==> flow/design.v <==
module packet2emesh #(parameter AW = 32,    
		      parameter PW = 104)   
   (
    input [PW-1:0]  packet_in,
    output 	    write_in,    
    output [1:0]    datamode_in, 
    output [4:0]    ctrlmode_in, 
    output [AW-1:0] dstaddr_in,  
    output [AW-1:0] srcaddr_in,  
    output [AW-1:0] data_in  
    );
   generate
      if(PW==104)
	begin : p104
	   assign write_in           = packet_in[0];   
	   assign datamode_in[1:0]   = packet_in[2:1];   
	   assign ctrlmode_in[4:0]   = {1'b0,packet_in[6:3]};   
	   assign dstaddr_in[31:0]   = packet_in[39:8]; 	 
	   assign srcaddr_in[31:0]   = packet_in[103:72];  
	   assign data_in[31:0]      = packet_in[71:40]; 
	end
      else if(PW==136)
	begin : p136
	   assign write_in           = packet_in[0];
	   assign datamode_in[1:0]   = packet_in[2:1];  
	   assign ctrlmode_in[4:0]   = packet_in[7:3];
	   assign dstaddr_in[63:0]   = {packet_in[135:104],packet_in[39:8]}; 
	   assign srcaddr_in[63:0]   = {packet_in[71:40],packet_in[135:72]};
	   assign data_in[63:0]      = packet_in[103:40];
	end
      else if(PW==72)
	begin : p72
	   assign write_in           = packet_in[0];
	   assign datamode_in[1:0]   = packet_in[2:1];  
	   assign ctrlmode_in[4:0]   = packet_in[7:3];
	   assign dstaddr_in[31:0]   = packet_in[39:8]; 
	   assign data_in[31:0]      = packet_in[71:40];
	end
      else if(PW==40)
	begin : p40
	   assign write_in           = packet_in[0];
	   assign datamode_in[1:0]   = packet_in[2:1];  
	   assign ctrlmode_in[4:0]   = packet_in[7:3];
	   assign dstaddr_in[15:0]   = packet_in[23:8]; 
	   assign data_in[15:0]      = packet_in[39:24];
	end
      else
	begin : unknown
	end
   endgenerate
endmodule  
module emesh2packet #(parameter AW = 32,    
		      parameter PW = 104)   
   (
    input 	    write_out, 
    input [1:0]     datamode_out,
    input [4:0]     ctrlmode_out,
    input [AW-1:0]  dstaddr_out,
    input [AW-1:0]  data_out, 
    input [AW-1:0]  srcaddr_out, 
    output [PW-1:0] packet_out
    );
   assign packet_out[0]       = write_out;   
   assign packet_out[2:1]     = datamode_out[1:0];
   assign packet_out[7:3]     = ctrlmode_out[4:0];
   generate   
     if(PW==136)
	begin : p136
	   assign packet_out[39:8]    = dstaddr_out[31:0];
	   assign packet_out[71:40]   = data_out[31:0];     
	   assign packet_out[103:72]  = srcaddr_out[31:0];  
	   assign packet_out[135:104] = dstaddr_out[63:32];
	end
      else if(PW==104)
	begin : p104
	   assign packet_out[39:8]    = dstaddr_out[31:0];
	   assign packet_out[71:40]   = data_out[31:0];
	   assign packet_out[103:72]  = srcaddr_out[31:0];
	end
      else if(PW==72)
	begin : p72
	   assign packet_out[39:8]    = dstaddr_out[31:0];
	   assign packet_out[71:40]   = data_out[31:0];
	end
      else if(PW==40)
	begin : p40
	   assign packet_out[23:8]    = dstaddr_out[15:0];
	   assign packet_out[39:24]   = data_out[15:0];
	end
   endgenerate
endmodule  
module oh_dsync  #(parameter PS    = 2,         
		   parameter DELAY = 0         
		   )
   (
    input  clk,  
    input  nreset,  
    input  din,  
    output dout     
    );
   localparam ASIC = 0;   
   generate
      if(ASIC)	
	begin : g0
	   asic_dsync asic_dsync (.clk(clk),
				  .nreset(nreset),
				  .din(din),
				  .dout(dout));
	end
      else
	begin : g0
	   reg [PS:0]   sync_pipe; 
	   always @ (posedge clk or negedge nreset)		 
	     if(!nreset)
	       sync_pipe[PS:0] <= 1'b0;
	     else
	       sync_pipe[PS:0] <= {sync_pipe[PS-1:0],din};	      	      
	   assign dout = (DELAY & sync_pipe[PS]) |   
			 (~DELAY & sync_pipe[PS-1]);  
      	end 
   endgenerate
endmodule  
module oh_memory_ram  # (parameter DW    = 104,            
			 parameter DEPTH = 32,             
			 parameter AW    = $clog2(DEPTH)   
			 ) 
   ( 
    input 		rd_clk, 
    input 		rd_en,  
    input [AW-1:0] 	rd_addr,  
    output reg [DW-1:0] rd_dout,  
    input 		wr_clk, 
    input 		wr_en,  
    input [AW-1:0] 	wr_addr,  
    input [DW-1:0] 	wr_wem,  
    input [DW-1:0] 	wr_din  
    );
   reg [DW-1:0]        ram    [DEPTH-1:0];  
   integer 	       i;
   always @ (posedge rd_clk)
     if(rd_en)       
       rd_dout[DW-1:0] <= ram[rd_addr[AW-1:0]];
   always @(posedge wr_clk)    
     for (i=0;i<DW;i=i+1)
       if (wr_en & wr_wem[i]) 
         ram[wr_addr[AW-1:0]][i] <= wr_din[i];
endmodule  
module oh_memory_dp # (parameter DW    = 104,       
		       parameter DEPTH = 32,        
		       parameter PROJ  = "",        
		       parameter MCW   = 8,          
		       parameter AW    = $clog2(DEPTH)  
		       ) 
   ( 
    input 	    wr_clk,  
    input 	    wr_en,  
    input [DW-1:0]  wr_wem,  
    input [AW-1:0]  wr_addr, 
    input [DW-1:0]  wr_din,  
    input 	    rd_clk,  
    input 	    rd_en,  
    input [AW-1:0]  rd_addr, 
    output [DW-1:0] rd_dout, 
    input 	    shutdown,  
    input [MCW-1:0] memconfig,  
    input [MCW-1:0] memrepair,  
    input 	    bist_en,  
    input 	    bist_we,  
    input [DW-1:0]  bist_wem,  
    input [AW-1:0]  bist_addr,  
    input [DW-1:0]  bist_din   
    );
   localparam ASIC = 0;   
   generate
      if(ASIC)
	begin : asic
	   oh_memory_ram #(.DW(DW),
			   .DEPTH(DEPTH))	     
	   memory_dp ( 
		      .rd_dout	(rd_dout[DW-1:0]),
		      .rd_clk	(rd_clk),
		      .rd_en	(rd_en),
		      .rd_addr	(rd_addr[AW-1:0]),
		      .wr_en	(wr_en),
		      .wr_clk	(wr_clk),
		      .wr_addr	(wr_addr[AW-1:0]),
		      .wr_wem	(wr_wem[DW-1:0]),
		      .wr_din	(wr_din[DW-1:0]));
	end  
      else
	begin : generic
	   oh_memory_ram #(.DW(DW),
			   .DEPTH(DEPTH))	     
	   memory_dp ( 
		      .rd_dout	(rd_dout[DW-1:0]),
		      .rd_clk	(rd_clk),
		      .rd_en	(rd_en),
		      .rd_addr	(rd_addr[AW-1:0]),
		      .wr_en	(wr_en),
		      .wr_clk	(wr_clk),
		      .wr_addr	(wr_addr[AW-1:0]),
		      .wr_wem	(wr_wem[DW-1:0]),
		      .wr_din	(wr_din[DW-1:0]));
	end  
   endgenerate
endmodule  
module oh_fifo_sync #(parameter DW        = 104,       
		      parameter DEPTH     = 32,        
		      parameter PROG_FULL = (DEPTH/2), 
		      parameter AW = $clog2(DEPTH)     
		      ) 
(
   input 	       clk,  
   input 	       nreset,  
   input [DW-1:0]      din,  
   input 	       wr_en,  
   input 	       rd_en,  
   output [DW-1:0]     dout,  
   output 	       full,  
   output 	       prog_full,  
   output 	       empty,  
   output reg [AW-1:0] rd_count      
 );
   reg [AW-1:0]        wr_addr;
   reg [AW-1:0]        rd_addr;
   wire 	       fifo_read;
   wire 	       fifo_write;
   assign empty       = (rd_count[AW-1:0] == 0);   
   assign prog_full   = (rd_count[AW-1:0] >= PROG_FULL);   
   assign full        = (rd_count[AW-1:0] == (DEPTH-1));
   assign fifo_read   = rd_en & ~empty;
   assign fifo_write  = wr_en & ~full;
   always @ ( posedge clk or negedge nreset) 
     if(!nreset) 
       begin	   
          wr_addr[AW-1:0]   <= 'd0;
          rd_addr[AW-1:0]   <= 'b0;
          rd_count[AW-1:0]  <= 'b0;
       end 
     else if(fifo_write & fifo_read) 
       begin
	  wr_addr[AW-1:0] <= wr_addr[AW-1:0] + 'd1;
	  rd_addr[AW-1:0] <= rd_addr[AW-1:0] + 'd1;	      
       end 
     else if(fifo_write) 
       begin
	  wr_addr[AW-1:0] <= wr_addr[AW-1:0]  + 'd1;
	  rd_count[AW-1:0]<= rd_count[AW-1:0] + 'd1;	
       end 
     else if(fifo_read) 
       begin	      
          rd_addr[AW-1:0] <= rd_addr[AW-1:0]  + 'd1;
          rd_count[AW-1:0]<= rd_count[AW-1:0] - 'd1;
       end
   oh_memory_dp 
     #(.DW(DW),
       .DEPTH(DEPTH))
   mem ( 
	.rd_dout	(dout[DW-1:0]),
	.rd_clk		(clk),
	.rd_en		(fifo_read),
	.rd_addr	(rd_addr[AW-1:0]),
	.wr_clk		(clk),
	.wr_en		(fifo_write),
  	.wr_wem		({(DW){1'b1}}),
	.wr_addr	(wr_addr[AW-1:0]),
	.wr_din	        (din[DW-1:0]));
endmodule  
module emaxi( 
   wr_wait, rd_wait, rr_access, rr_packet, m_axi_awid, m_axi_awaddr,
   m_axi_awlen, m_axi_awsize, m_axi_awburst, m_axi_awlock,
   m_axi_awcache, m_axi_awprot, m_axi_awqos, m_axi_awvalid, m_axi_wid,
   m_axi_wdata, m_axi_wstrb, m_axi_wlast, m_axi_wvalid, m_axi_bready,
   m_axi_arid, m_axi_araddr, m_axi_arlen, m_axi_arsize, m_axi_arburst,
   m_axi_arlock, m_axi_arcache, m_axi_arprot, m_axi_arqos,
   m_axi_arvalid, m_axi_rready,
   wr_access, wr_packet, rd_access, rd_packet, rr_wait, m_axi_aclk,
   m_axi_aresetn, m_axi_awready, m_axi_wready, m_axi_bid, m_axi_bresp,
   m_axi_bvalid, m_axi_arready, m_axi_rid, m_axi_rdata, m_axi_rresp,
   m_axi_rlast, m_axi_rvalid
   );
   parameter M_IDW  = 12;
   parameter PW     = 104;
   parameter AW     = 32;
   parameter DW     = 32;
   input 	       wr_access;
   input [PW-1:0]      wr_packet;   
   output 	       wr_wait;
   input 	       rd_access;
   input [PW-1:0]      rd_packet;
   output 	       rd_wait;
   output 	       rr_access;
   output [PW-1:0]     rr_packet;
   input 	       rr_wait;
   input  	       m_axi_aclk;     
   input  	       m_axi_aresetn;  
   output [M_IDW-1:0]  m_axi_awid;     
   output [31 : 0]     m_axi_awaddr;   
   output [7 : 0]      m_axi_awlen;    
   output [2 : 0]      m_axi_awsize;   
   output [1 : 0]      m_axi_awburst;  
   output              m_axi_awlock;   
   output [3 : 0]      m_axi_awcache;  
   output [2 : 0]      m_axi_awprot;   
   output [3 : 0]      m_axi_awqos;    
   output 	       m_axi_awvalid;  
   input 	       m_axi_awready;  
   output [M_IDW-1:0]  m_axi_wid;     
   output [63 : 0]     m_axi_wdata;    
   output [7 : 0]      m_axi_wstrb;    
   output 	       m_axi_wlast;    
   output 	       m_axi_wvalid;   
   input 	       m_axi_wready;   
   input [M_IDW-1:0]   m_axi_bid;
   input [1 : 0]       m_axi_bresp;    
   input 	       m_axi_bvalid;   
   output 	       m_axi_bready;   
   output [M_IDW-1:0]  m_axi_arid;     
   output [31 : 0]     m_axi_araddr;   
   output [7 : 0]      m_axi_arlen;    
   output [2 : 0]      m_axi_arsize;   
   output [1 : 0]      m_axi_arburst;  
   output              m_axi_arlock;   
   output [3 : 0]      m_axi_arcache;  
   output [2 : 0]      m_axi_arprot;   
   output [3 : 0]      m_axi_arqos;    
   output 	       m_axi_arvalid;  
   input 	       m_axi_arready;  
   input [M_IDW-1:0]   m_axi_rid;      
   input [63 : 0]      m_axi_rdata;    
   input [1 : 0]       m_axi_rresp;    
   input 	       m_axi_rlast;    
   input 	       m_axi_rvalid;   
   output 	       m_axi_rready;   
   reg [31 : 0]        m_axi_awaddr;
   reg [7:0] 	       m_axi_awlen;
   reg [2:0] 	       m_axi_awsize;
   reg 		       m_axi_awvalid;
   reg [63 : 0]        m_axi_wdata;
   reg [63 : 0]        m_axi_rdata_reg;
   reg [7 : 0] 	       m_axi_wstrb;
   reg 		       m_axi_wlast;
   reg 		       m_axi_wvalid;
   reg 		       awvalid_b;
   reg [31:0] 	       awaddr_b;
   reg [2:0] 	       awsize_b;
   reg [7:0] 	       awlen_b;
   reg 		       wvalid_b;
   reg [63:0] 	       wdata_b;
   reg [7:0] 	       wstrb_b;
   reg [63 : 0]        wdata_aligned;
   reg [7 : 0] 	       wstrb_aligned;
   reg 		       rr_access;
   reg [31:0] 	       rr_data;
   reg [31:0] 	       rr_srcaddr;
   reg [3:0] 	       rr_datamode;
   reg [3:0] 	       rr_ctrlmode;
   reg [31:0] 	       rr_dstaddr;
   reg [63:0] 	       m_axi_rdata_fifo;
   reg 		       rr_access_fifo;
   wire 	       aw_go;
   wire 	       w_go;
   wire 	       readinfo_wren;
   wire 	       readinfo_full;
   wire [40:0] 	       readinfo_out;
   wire [40:0] 	       readinfo_in;
   wire 	       awvalid_in;
   wire [1:0] 	       wr_datamode;
   wire [AW-1:0]       wr_dstaddr;
   wire [DW-1:0]       wr_data;
   wire [AW-1:0]       wr_srcaddr;
   wire [1:0] 	       rd_datamode;
   wire [4:0] 	       rd_ctrlmode;
   wire [AW-1:0]       rd_dstaddr;
   wire [AW-1:0]       rd_srcaddr;
   wire [1:0] 	       rr_datamode_fifo;
   wire [3:0] 	       rr_ctrlmode_fifo;
   wire [31:0] 	       rr_dstaddr_fifo;
   wire [2:0] 	       rr_alignaddr_fifo;
   wire [103:0]        packet_out;   
   wire 	       fifo_prog_full;
   wire 	       fifo_full;   	
   wire 	       fifo_rd_en;
   wire 	       fifo_wr_en;
   packet2emesh p2e_rxwr (
			  .write_in		(),
			  .datamode_in		(wr_datamode[1:0]),
			  .ctrlmode_in		(),
			  .dstaddr_in		(wr_dstaddr[AW-1:0]),
			  .data_in		(wr_data[DW-1:0]),
			  .srcaddr_in		(wr_srcaddr[AW-1:0]),
			  .packet_in		(wr_packet[PW-1:0])
			  );
   packet2emesh p2e_rxrd (
			  .write_in		(),
			  .datamode_in		(rd_datamode[1:0]),
			  .ctrlmode_in		(rd_ctrlmode[4:0]),
			  .dstaddr_in		(rd_dstaddr[AW-1:0]),
			  .data_in		(),
			  .srcaddr_in		(rd_srcaddr[AW-1:0]),
			  .packet_in		(rd_packet[PW-1:0])
			  );
   emesh2packet e2p (
		     .packet_out	(rr_packet[PW-1:0]),
		     .write_out		(1'b1),
		     .datamode_out	(rr_datamode[1:0]),
		     .ctrlmode_out	({1'b0,rr_ctrlmode[3:0]}),
		     .dstaddr_out	(rr_dstaddr[AW-1:0]),
		     .data_out		(rr_data[DW-1:0]),
		     .srcaddr_out	(rr_srcaddr[AW-1:0])
		     );
   assign m_axi_awid[M_IDW-1:0]  = {(M_IDW){1'b0}};
   assign m_axi_awburst[1:0]	= 2'b01;  
   assign m_axi_awcache[3:0]	= 4'b0000;  
   assign m_axi_awprot[2:0]	= 3'b000;
   assign m_axi_awqos[3:0]	= 4'b0000;
   assign m_axi_awlock          = 1'b0;
   assign m_axi_arid[M_IDW-1:0] = {(M_IDW){1'b0}};
   assign m_axi_arburst[1:0]	= 2'b01;  
   assign m_axi_arcache[3:0]	= 4'b0000;
   assign m_axi_arprot[2:0]	= 3'h0;
   assign m_axi_arqos[3:0]	= 4'h0;
   assign m_axi_arlock          = 1'b0;
   assign m_axi_bready    	= 1'b1; 
   assign m_axi_wid[M_IDW-1:0]  = {(M_IDW){1'b0}};
   assign aw_go       = m_axi_awvalid & m_axi_awready;
   assign w_go        = m_axi_wvalid  & m_axi_wready;
   assign wr_wait     = awvalid_b | wvalid_b;
   assign awvalid_in  = wr_access & ~awvalid_b & ~wvalid_b;
   always @( posedge m_axi_aclk )     
     if(!m_axi_aresetn) 
       begin
          m_axi_awvalid      <= 1'b0;
          m_axi_awaddr[31:0] <= 32'd0;
          m_axi_awlen[7:0]   <= 8'd0;
          m_axi_awsize[2:0]  <= 3'd0;	  
          awvalid_b          <= 1'b0;
          awaddr_b           <= 'd0;
          awlen_b[7:0]       <= 'd0;
          awsize_b[2:0]      <= 'd0;
       end 
     else 
       begin
          if( ~m_axi_awvalid | aw_go ) 
	    begin
               if( awvalid_b ) 
		 begin
		    m_axi_awvalid       <= 1'b1;
		    m_axi_awaddr[31:0]  <= awaddr_b[31:0];
		    m_axi_awlen[7:0]    <= awlen_b[7:0];
		    m_axi_awsize[2:0]   <= awsize_b[2:0];
		 end 
	      else 
		begin
		   m_axi_awvalid       <= awvalid_in;
		   m_axi_awaddr[31:0]  <= wr_dstaddr[31:0];
		   m_axi_awlen[7:0]    <= 8'b0;
		   m_axi_awsize[2:0]   <= { 1'b0, wr_datamode[1:0]};
		end
	    end
          if( awvalid_in & m_axi_awvalid & ~aw_go )
            awvalid_b <= 1'b1;
          else if( aw_go )
            awvalid_b <= 1'b0;
         if( awvalid_in )
	   begin
              awaddr_b[31:0]  <= wr_dstaddr[31:0];
              awlen_b[7:0]    <= 8'b0;
              awsize_b[2:0]   <= { 1'b0, wr_datamode[1:0] };
         end        
       end  
   always @*
     case( wr_datamode[1:0] )        
       2'b00:    wdata_aligned[63:0] = { 8{wr_data[7:0]}};
       2'b01:    wdata_aligned[63:0] = { 4{wr_data[15:0]}};
       2'b10:    wdata_aligned[63:0] = { 2{wr_data[31:0]}};
       default: wdata_aligned[63:0]  = { wr_srcaddr[31:0], wr_data[31:0]};
     endcase
   always @*
     begin
	case(wr_datamode[1:0])
          2'd0:  
            case(wr_dstaddr[2:0])
              3'd0:    wstrb_aligned[7:0] = 8'h01;
              3'd1:    wstrb_aligned[7:0] = 8'h02;
              3'd2:    wstrb_aligned[7:0] = 8'h04;
              3'd3:    wstrb_aligned[7:0] = 8'h08;
              3'd4:    wstrb_aligned[7:0] = 8'h10;
              3'd5:    wstrb_aligned[7:0] = 8'h20;
              3'd6:    wstrb_aligned[7:0] = 8'h40;
              default: wstrb_aligned[7:0] = 8'h80;
            endcase
          2'd1:  
            case(wr_dstaddr[2:1])
              2'd0:    wstrb_aligned[7:0] = 8'h03;
              2'd1:    wstrb_aligned[7:0] = 8'h0c;
              2'd2:    wstrb_aligned[7:0] = 8'h30;
              default: wstrb_aligned[7:0] = 8'hc0;
            endcase
          2'd2:  
            if(wr_dstaddr[2])
	      wstrb_aligned[7:0] = 8'hf0;
            else
	      wstrb_aligned[7:0] = 8'h0f;
	  2'd3: 
	    wstrb_aligned[7:0] = 8'hff;
	endcase  
     end  
   always @ (posedge m_axi_aclk )
     if(~m_axi_aresetn) 
       begin	  
	  m_axi_wvalid      <= 1'b0;
          m_axi_wdata[63:0] <= 64'b0;
          m_axi_wstrb[7:0]  <= 8'b0;
          m_axi_wlast       <= 1'b1;  
          wvalid_b          <= 1'b0;
          wdata_b[63:0]     <= 64'b0;
          wstrb_b[7:0]      <= 8'b0;         
       end 
     else 
       begin
          if( ~m_axi_wvalid | w_go ) 
	    begin
            if( wvalid_b ) 
	      begin
		 m_axi_wvalid       <= 1'b1;
		 m_axi_wdata[63:0]  <= wdata_b[63:0];
		 m_axi_wstrb[7:0]   <= wstrb_b[7:0];
              end 
	    else 
	      begin
		 m_axi_wvalid       <= awvalid_in;
		 m_axi_wdata[63:0]  <= wdata_aligned[63:0];
		 m_axi_wstrb[7:0]   <= wstrb_aligned[7:0];
              end
            end  
         if( wr_access & m_axi_wvalid & ~w_go )
           wvalid_b <= 1'b1;
         else if( w_go )
           wvalid_b <= 1'b0;
          if( awvalid_in ) 
	    begin
               wdata_b[63:0] <= wdata_aligned[63:0];
               wstrb_b[7:0]  <= wstrb_aligned[7:0];
            end
       end  
   assign  readinfo_in[40:0] = {rd_srcaddr[31:0], 
				rd_dstaddr[2:0],  
				rd_ctrlmode[3:0], 
				rd_datamode[1:0]  
				};
   wire sync_nreset;   
   oh_dsync dsync(.dout	(sync_nreset),
	       .clk	(m_axi_aclk),
	       .nreset       (1'b1),
	       .din	(m_axi_aresetn)
	       );
   oh_fifo_sync #(.DW(104), 
		   .DEPTH(32)) 
   fifo_async (.full		(fifo_full),
	       .prog_full	(fifo_prog_full),
	       .dout		(packet_out[103:0]),
	       .empty		(),
	       .nreset		(sync_nreset),
	       .clk	        (m_axi_aclk),
	       .wr_en		(fifo_wr_en),
	       .din		({63'b0,readinfo_in[40:0]}),
	       .rd_en		(fifo_rd_en)
	       ); 
   assign  rr_datamode_fifo[1:0]  = packet_out[1:0];
   assign  rr_ctrlmode_fifo[3:0]  = packet_out[5:2];
   assign  rr_alignaddr_fifo[2:0] = packet_out[8:6];
   assign  rr_dstaddr_fifo[31:0]  = packet_out[40:9];
   assign    m_axi_araddr[31:0]   = rd_dstaddr[31:0];
   assign    m_axi_arsize[2:0]    = {1'b0, rd_datamode[1:0]};
   assign    m_axi_arlen[7:0]     = 8'd0;  
   assign    m_axi_arvalid        = rd_access & ~fifo_prog_full;  
   assign    fifo_wr_en           = m_axi_arvalid & m_axi_arready ;
   assign    rd_wait              = ~m_axi_arready | fifo_prog_full; 
   assign    fifo_rd_en           =  m_axi_rvalid & m_axi_rready; 
   assign    m_axi_rready         = ~rr_wait;  
   always @ (posedge m_axi_aclk)
     if(!m_axi_aresetn) 
       begin
	  rr_access_fifo  <= 1'b0;	  
	  rr_access       <= 1'b0;	  
       end
     else	 
       begin
	  rr_access_fifo   <= fifo_rd_en;
	  rr_access        <= rr_access_fifo;	  
       end
   always @ (posedge m_axi_aclk)    
     begin	  
	m_axi_rdata_fifo[63:0] <= m_axi_rdata[63:0];      	  
	rr_datamode[1:0]       <= rr_datamode_fifo[1:0];
	rr_ctrlmode[3:0]       <= rr_ctrlmode_fifo[3:0];
	rr_dstaddr[31:0]       <= rr_dstaddr_fifo[31:0];	  
	case(rr_datamode_fifo[1:0]) 
          2'd0:   
            case(rr_alignaddr_fifo[2:0])
	      3'd0:     rr_data[31:0] <= {24'b0,m_axi_rdata_fifo[7:0]};
	      3'd1:     rr_data[31:0] <= {24'b0,m_axi_rdata_fifo[15:8]};
	      3'd2:     rr_data[31:0] <= {24'b0,m_axi_rdata_fifo[23:16]};
	      3'd3:     rr_data[31:0] <= {24'b0,m_axi_rdata_fifo[31:24]};
	      3'd4:     rr_data[31:0] <= {24'b0,m_axi_rdata_fifo[39:32]};
	      3'd5:     rr_data[31:0] <= {24'b0,m_axi_rdata_fifo[47:40]};
	      3'd6:     rr_data[31:0] <= {24'b0,m_axi_rdata_fifo[55:48]};
	      3'd7:     rr_data[31:0] <= {24'b0,m_axi_rdata_fifo[63:56]};
	      default:  rr_data[31:0] <= {24'b0,m_axi_rdata_fifo[7:0]};
            endcase	    
          2'd1:   
            case(rr_alignaddr_fifo[2:1])
	      2'd0:    rr_data[31:0] <= {16'b0,m_axi_rdata_fifo[15:0]};
	      2'd1:    rr_data[31:0] <= {16'b0,m_axi_rdata_fifo[31:16]};
	      2'd2:    rr_data[31:0] <= {16'b0,m_axi_rdata_fifo[47:32]};
	      2'd3:    rr_data[31:0] <= {16'b0,m_axi_rdata_fifo[63:48]};
	      default: rr_data[31:0] <= {16'b0,m_axi_rdata_fifo[15:0]};
            endcase
          2'd2:   
	    begin
               if(rr_alignaddr_fifo[2])
		 rr_data[31:0] <= m_axi_rdata_fifo[63:32];
               else
		 rr_data[31:0] <= m_axi_rdata_fifo[31:0];
	    end
          2'd3: 
	    begin  
	       rr_data[31:0]     <= m_axi_rdata_fifo[31:0];
	       rr_srcaddr[31:0]  <= m_axi_rdata_fifo[63:32];
            end
        endcase         
     end  
endmodule  
# Reports on emaxi
# What the tools print for emaxi, step after step.
# Lines are those of the file above, counted from 1.
# Not given: n/a
# inputs
design	emaxi
clk_port	m_axi_aclk
cell_library	sky130hd
corner	tt_025C_1v80

# After elaboration
# Yosys after proc, flatten, opt, wreduce and memory -nomap, before mapping. Memory bits, and registers merged into a memory's read port (data or address), are not among the register bits. Print and check cells are not counted. Equal cells are merged and count once.
# Memory sizes are those after Yosys's memory passes, which may raise the word count (mostly to a power of two), join words into wider ones and drop unused or constant bits.
# classes
n_addsub	4
n_cmp	1
equal	26
n_mux	131
bitwise	30
reduce_logical	14
# op_table
op	count
104-bit 2-to-1 mux	104
32-bit case mux with 8-bit select	1
32-bit case mux with 4-bit select	2
64-bit case mux with 3-bit select	1
64-bit 2-to-1 mux	1
32-bit 2-to-1 mux	2
8-bit case mux with 7-bit select	1
5-bit 2-to-1 mux	7
8-bit case mux with 4-bit select	1
8-bit case mux with 3-bit select	1
3-bit == test with constant B	7
8-bit 2-to-1 mux	2
5-bit by 1-bit adder with 5-bit output with constant B	3
1-bit bitwise AND	14
2-bit == test with constant B	7
1-bit inverter	12
3-bit by 2-bit == test with 1-bit output with constant B	4
2-bit nonzero test	5
2-bit by 1-bit == test with 1-bit output with constant B	4
2-bit logical NOT	4
1-bit 2-to-1 mux	7
3-bit by 1-bit == test with 1-bit output with constant B	2
3-bit logical NOT	2
5-bit by 1-bit subtractor with 5-bit output with constant B	1
5-bit greater-or-equal comparator with constant B	1
5-bit == test with constant B	1
5-bit logical NOT	1
1-bit OR	4
# Other operator kinds: 3; their cells: 4.
# bits
register_bits	401
ram_bits	3328
clocked_rd_ports_x_width	104
memories	1
out_inout_bits	335
# mem_list
memory	size	word_bits	rd	wr	line_no	source
fifo_async.mem.generic.memory_dp.ram	32	104	1	1	138	reg [DW-1:0]        ram    [DEPTH-1:0];

# Longest topological paths
# Yosys ltp: most cells in a row. Word level: on the elaborated netlist, between registers, memories and ports. Mapped: between sequential cells and ports; inverters and the memories' decode and read muxes count.
# depth
depth_word	8
ABC_AREA	0
depth_mapped	9
ltp_nobuf	9

# Netlist
# The flow's flattened synthesis, as Yosys stat reports it; memories are mapped. The netlist is that of the ABC_AREA named above (0 if unset); the other value can give another one.
# The area totals of this step are shown rounded.
# types
type	count
sky130_fd_sc_hd__edfxtp_1	1385
sky130_fd_sc_hd__dfxtp_1	354
sky130_fd_sc_hd__mux2i_1	422
sky130_fd_sc_hd__mux4_2	170
sky130_fd_sc_hd__a22oi_1	190
sky130_fd_sc_hd__a21oi_1	277
sky130_fd_sc_hd__buf_4	138
sky130_fd_sc_hd__nand2_1	245
sky130_fd_sc_hd__nor2b_1	118
sky130_fd_sc_hd__a211oi_1	86
sky130_fd_sc_hd__nor2_1	171
sky130_fd_sc_hd__clkbuf_1	134
sky130_fd_sc_hd__nand3_1	96
sky130_fd_sc_hd__buf_2	86
sky130_fd_sc_hd__o21ai_0	82
sky130_fd_sc_hd__dfrtp_1	15
sky130_fd_sc_hd__nand4_1	44
sky130_fd_sc_hd__mux2_2	18
# Not listed: further types 43, cells in them 186.
# mapped
cell_count	4217
synth_area_um2	67500
sequential_area_um2	49100
flip_flops	1754
buf_cells	385
# The figures by module come from a second, unflattened synthesis with its own total; it is not the netlist above.
# unflattened
hier_cells	12174
hier_area_um2	163000
# Rows give one instance, submodules left out.
# modules
module	instances	cells	mod_area_um2	mod_seq_area_um2
oh_memory_ram	1	10174	145000	103000
emaxi	1	1601	15200	8010
packet2emesh	2	105	785	0.0
oh_fifo_sync	1	83	865	375
emesh2packet	1	104	781	0.0
oh_dsync	1	2	50.0	50.0
oh_memory_dp	1	0	0.0	0.0

# Worst setup path after synthesis
# Source: OpenSTA report_checks on the synthesized netlist (no wires, ideal clock, input and output delay 20% of the period each), path of least setup slack; recovery checks are left aside. Register names are those of the netlist, which keeps one name where synthesis merged equal registers.
# synth_timing
path_type	input port to flip-flop
startpoint	input port rd_access
endpoint	memory fifo_async.mem.generic.memory_dp.ram[31][0]
clock_period_ns	5.0
input_delay_ns	1.000
setup_time_ns	0.440
launch_ns	1.000
arrival_time_ns	3.675
t_required_ns	4.560
slack_ns	0.885
delay_ns	3.115
path_stages	6
period_less_setup_slack_ns	4.115
# "delay_ns" = arrival - input delay + setup time.
# "path_stages" counts driving pins, that of a launching flip-flop among them; a cell with two outputs on the path counts twice.
# "period_less_setup_slack_ns" = period - worst setup slack (recovery checks aside). The figure is calculated, with input and output delays left at 20% of the set period.
# synth_between
cell_sequence	sky130_fd_sc_hd__nor2b_1 -> sky130_fd_sc_hd__nand2_1 -> sky130_fd_sc_hd__inv_2 -> sky130_fd_sc_hd__nand2_1 -> sky130_fd_sc_hd__clkbuf_1 -> sky130_fd_sc_hd__nor2_1
# synth_lines
item	line_no	source
from (decl)	289	input rd_access;
to (decl)	138	reg [DW-1:0]        ram    [DEPTH-1:0];
# Chain of elaborated cells between the ends: none given.

# Path in the finished layout
# Path of least setup slack in the final report of stored run 1 (OpenROAD, finished layout, wires in). Where an end is a register, its clock arrival counts in the times.
# layout_timing
path_type	flip-flop to output port
startpoint	register wvalid_b
endpoint	output port wr_wait
clock_period_ns	3.6
out_delay_ns	0.72
launch_ns	0.79
arrival_time_ns	2.30
t_required_ns	2.88
slack_ns	0.58
path_stages	3
# Between the ends stands the longest chain of elaborated cells between them, by number of cells; it is not shown to be the way that was timed. Of several equally long chains one is given.
# A line is the first line of the expression or statement that the cell stems from. Yosys adds cells for indexed reads and writes and turns some case tables into memories.
# A register here has more assigning lines than the two given.
# layout_between
cell_sequence	sky130_fd_sc_hd__dfxtp_4 -> sky130_fd_sc_hd__or2_2 -> sky130_fd_sc_hd__clkdlybuf4s50_1
elab_chain_cells	1
cells_between	1
cone_lines	1
# layout_lines
item	line_no	source
from (decl)	348	reg wvalid_b;
from (assign)	516	wvalid_b          <= 1'b0;
from (assign)	538	wvalid_b <= 1'b1;
1-bit OR	428	assign wr_wait     = awvalid_b | wvalid_b;
to (decl)	288	output wr_wait;

FLOW RESULTS
============

Flow measurements of emaxi on sky130hd: 4 stored runs with different settings, listed in no order. Input and output delays are each 20% of the period that was set; the output load is 0.01 pF.
"achieved_period_ns" means the clock period less the worst setup slack. The figure is calculated, with input and output delays left at 20% of the set period.
"worst_path_time_ns" means the part of the period allowed to the worst setup path (the constraints hold back 20% at inputs and 20% at outputs) less its slack; where the path has registers, the arrival times of their clocks count too.
"fin_power_mw" is the tool's figure for a default switching activity; nothing was simulated.
Results are given in rounded form.

Stored run 1, flow files:
==> flow/run.sh <==
#!/bin/bash
# the make line also repeats the synthesis and layout settings of config.mk as NAME=value (left out here)
make -C /OpenROAD-flow-scripts/flow DESIGN_CONFIG=/design/flow/config.mk WORK_HOME=/design/flow/orfs CLKGATE_MAP_FILE= finish
==> flow/config.mk <==
export PLATFORM = sky130hd
export DESIGN_NAME = emaxi
export DESIGN_NICKNAME = emaxi
export VERILOG_FILES = /design/flow/design.v
export SDC_FILE = /design/flow/constraint.sdc
export NUM_CORES = 4
export LEC_CHECK = 0
export CAP_MARGIN = 20
export CORE_MARGIN = 2
export CORE_UTILIZATION = 56
export SLEW_MARGIN = 20
==> flow/constraint.sdc <==
create_clock -name core_clock -period 3.6 [get_ports {m_axi_aclk}]
set_input_delay 0.7200 -clock core_clock [delete_from_list [all_inputs] [get_ports {m_axi_aclk}]]
set_output_delay 0.7200 -clock core_clock [all_outputs]
set_load 0.01 [all_outputs]

==> results of stored run 1, as CSV <==
result,value
setup_ws_ns,0.579
achieved_period_ns,3.021
util_pct,67.1
ys_area_um2,67500
design_die_area_um2,123000
timing.setup.tns_ns,0.000
finalCellArea_um2,80300
fin_power_mw,56.7
worst_path_time_ns,2.30
critical_path_type,"flip-flop to output port"

Stored run 2, flow files:
==> flow/run.sh <==
#!/bin/bash
# the make line also repeats the synthesis and layout settings of config.mk as NAME=value (left out here)
make -C /OpenROAD-flow-scripts/flow DESIGN_CONFIG=/design/flow/config.mk WORK_HOME=/design/flow/orfs CLKGATE_MAP_FILE= finish
==> flow/config.mk <==
export PLATFORM = sky130hd
export DESIGN_NAME = emaxi
export DESIGN_NICKNAME = emaxi
export VERILOG_FILES = /design/flow/design.v
export SDC_FILE = /design/flow/constraint.sdc
export NUM_CORES = 4
export LEC_CHECK = 0
export CAP_MARGIN = 30
export CORE_MARGIN = 2
export CORE_UTILIZATION = 34
export CTS_CLUSTER_DIAMETER = 119
export GPL_TIMING_DRIVEN = 0
export MIN_ROUTING_LAYER = met2
export PLACE_DENSITY_LB_ADDON = 0.25
export SETUP_SLACK_MARGIN = -0.37
export SLEW_MARGIN = 20
export TNS_END_PERCENT = 35
==> flow/constraint.sdc <==
create_clock -name core_clock -period 5.54 [get_ports {m_axi_aclk}]
set_input_delay 1.1080 -clock core_clock [delete_from_list [all_inputs] [get_ports {m_axi_aclk}]]
set_output_delay 1.1080 -clock core_clock [all_outputs]
set_load 0.01 [all_outputs]

==> results of stored run 2, as CSV <==
result,value
design_die_area_um2,202000
finalCellArea_um2,84200
util_pct,42.7
fin_power_mw,39.2
worst_path_time_ns,3.41
critical_path_type,"flip-flop to output port"
achieved_period_ns,4.517
setup_ws_ns,1.02
ys_area_um2,67500
timing.setup.tns_ns,0.000

Stored run 3, flow files:
==> flow/run.sh <==
#!/bin/bash
# the make line also repeats the synthesis and layout settings of config.mk as NAME=value (left out here)
make -C /OpenROAD-flow-scripts/flow DESIGN_CONFIG=/design/flow/config.mk WORK_HOME=/design/flow/orfs CLKGATE_MAP_FILE= finish
==> flow/config.mk <==
export PLATFORM = sky130hd
export DESIGN_NAME = emaxi
export DESIGN_NICKNAME = emaxi
export VERILOG_FILES = /design/flow/design.v
export SDC_FILE = /design/flow/constraint.sdc
export NUM_CORES = 4
export LEC_CHECK = 0
export CAP_MARGIN = 20
export CELL_PAD_IN_SITES_DETAIL_PLACEMENT = 1
export CELL_PAD_IN_SITES_GLOBAL_PLACEMENT = 1
export CORE_MARGIN = 2
export CORE_UTILIZATION = 40
export CTS_CLUSTER_DIAMETER = 228
export HOLD_SLACK_MARGIN = 0.2
export MAX_ROUTING_LAYER = met4
export PLACE_DENSITY_LB_ADDON = 0.05
export SLEW_MARGIN = 20
==> flow/constraint.sdc <==
create_clock -name core_clock -period 5.34 [get_ports {m_axi_aclk}]
set_input_delay 1.0680 -clock core_clock [delete_from_list [all_inputs] [get_ports {m_axi_aclk}]]
set_output_delay 1.0680 -clock core_clock [all_outputs]
set_load 0.01 [all_outputs]

==> results of stored run 3, as CSV <==
result,value
timing.setup.tns_ns,0.000
util_pct,48.0
fin_power_mw,38.7
setup_ws_ns,1.65
ys_area_um2,67500
achieved_period_ns,3.692
finalCellArea_um2,80400
worst_path_time_ns,1.56
critical_path_type,"input port to output port"
design_die_area_um2,172000

Stored run 4, flow files:
==> flow/run.sh <==
#!/bin/bash
# the make line also repeats the synthesis and layout settings of config.mk as NAME=value (left out here)
make -C /OpenROAD-flow-scripts/flow DESIGN_CONFIG=/design/flow/config.mk WORK_HOME=/design/flow/orfs CLKGATE_MAP_FILE= finish
==> flow/config.mk <==
export PLATFORM = sky130hd
export DESIGN_NAME = emaxi
export DESIGN_NICKNAME = emaxi
export VERILOG_FILES = /design/flow/design.v
export SDC_FILE = /design/flow/constraint.sdc
export NUM_CORES = 4
export LEC_CHECK = 0
export CAP_MARGIN = 20
export CORE_MARGIN = 2
export CORE_UTILIZATION = 40
export SETUP_SLACK_MARGIN = 0.58
export SLEW_MARGIN = 20
==> flow/constraint.sdc <==
create_clock -name core_clock -period 3.6 [get_ports {m_axi_aclk}]
set_input_delay 0.7200 -clock core_clock [delete_from_list [all_inputs] [get_ports {m_axi_aclk}]]
set_output_delay 0.7200 -clock core_clock [all_outputs]
set_load 0.01 [all_outputs]

==> results of stored run 4, as CSV <==
result,value
fin_power_mw,57.2
achieved_period_ns,2.944
ys_area_um2,67500
finalCellArea_um2,81200
setup_ws_ns,0.656
util_pct,48.5
design_die_area_um2,172000
worst_path_time_ns,2.22
critical_path_type,"flip-flop to output port"
timing.setup.tns_ns,0.000
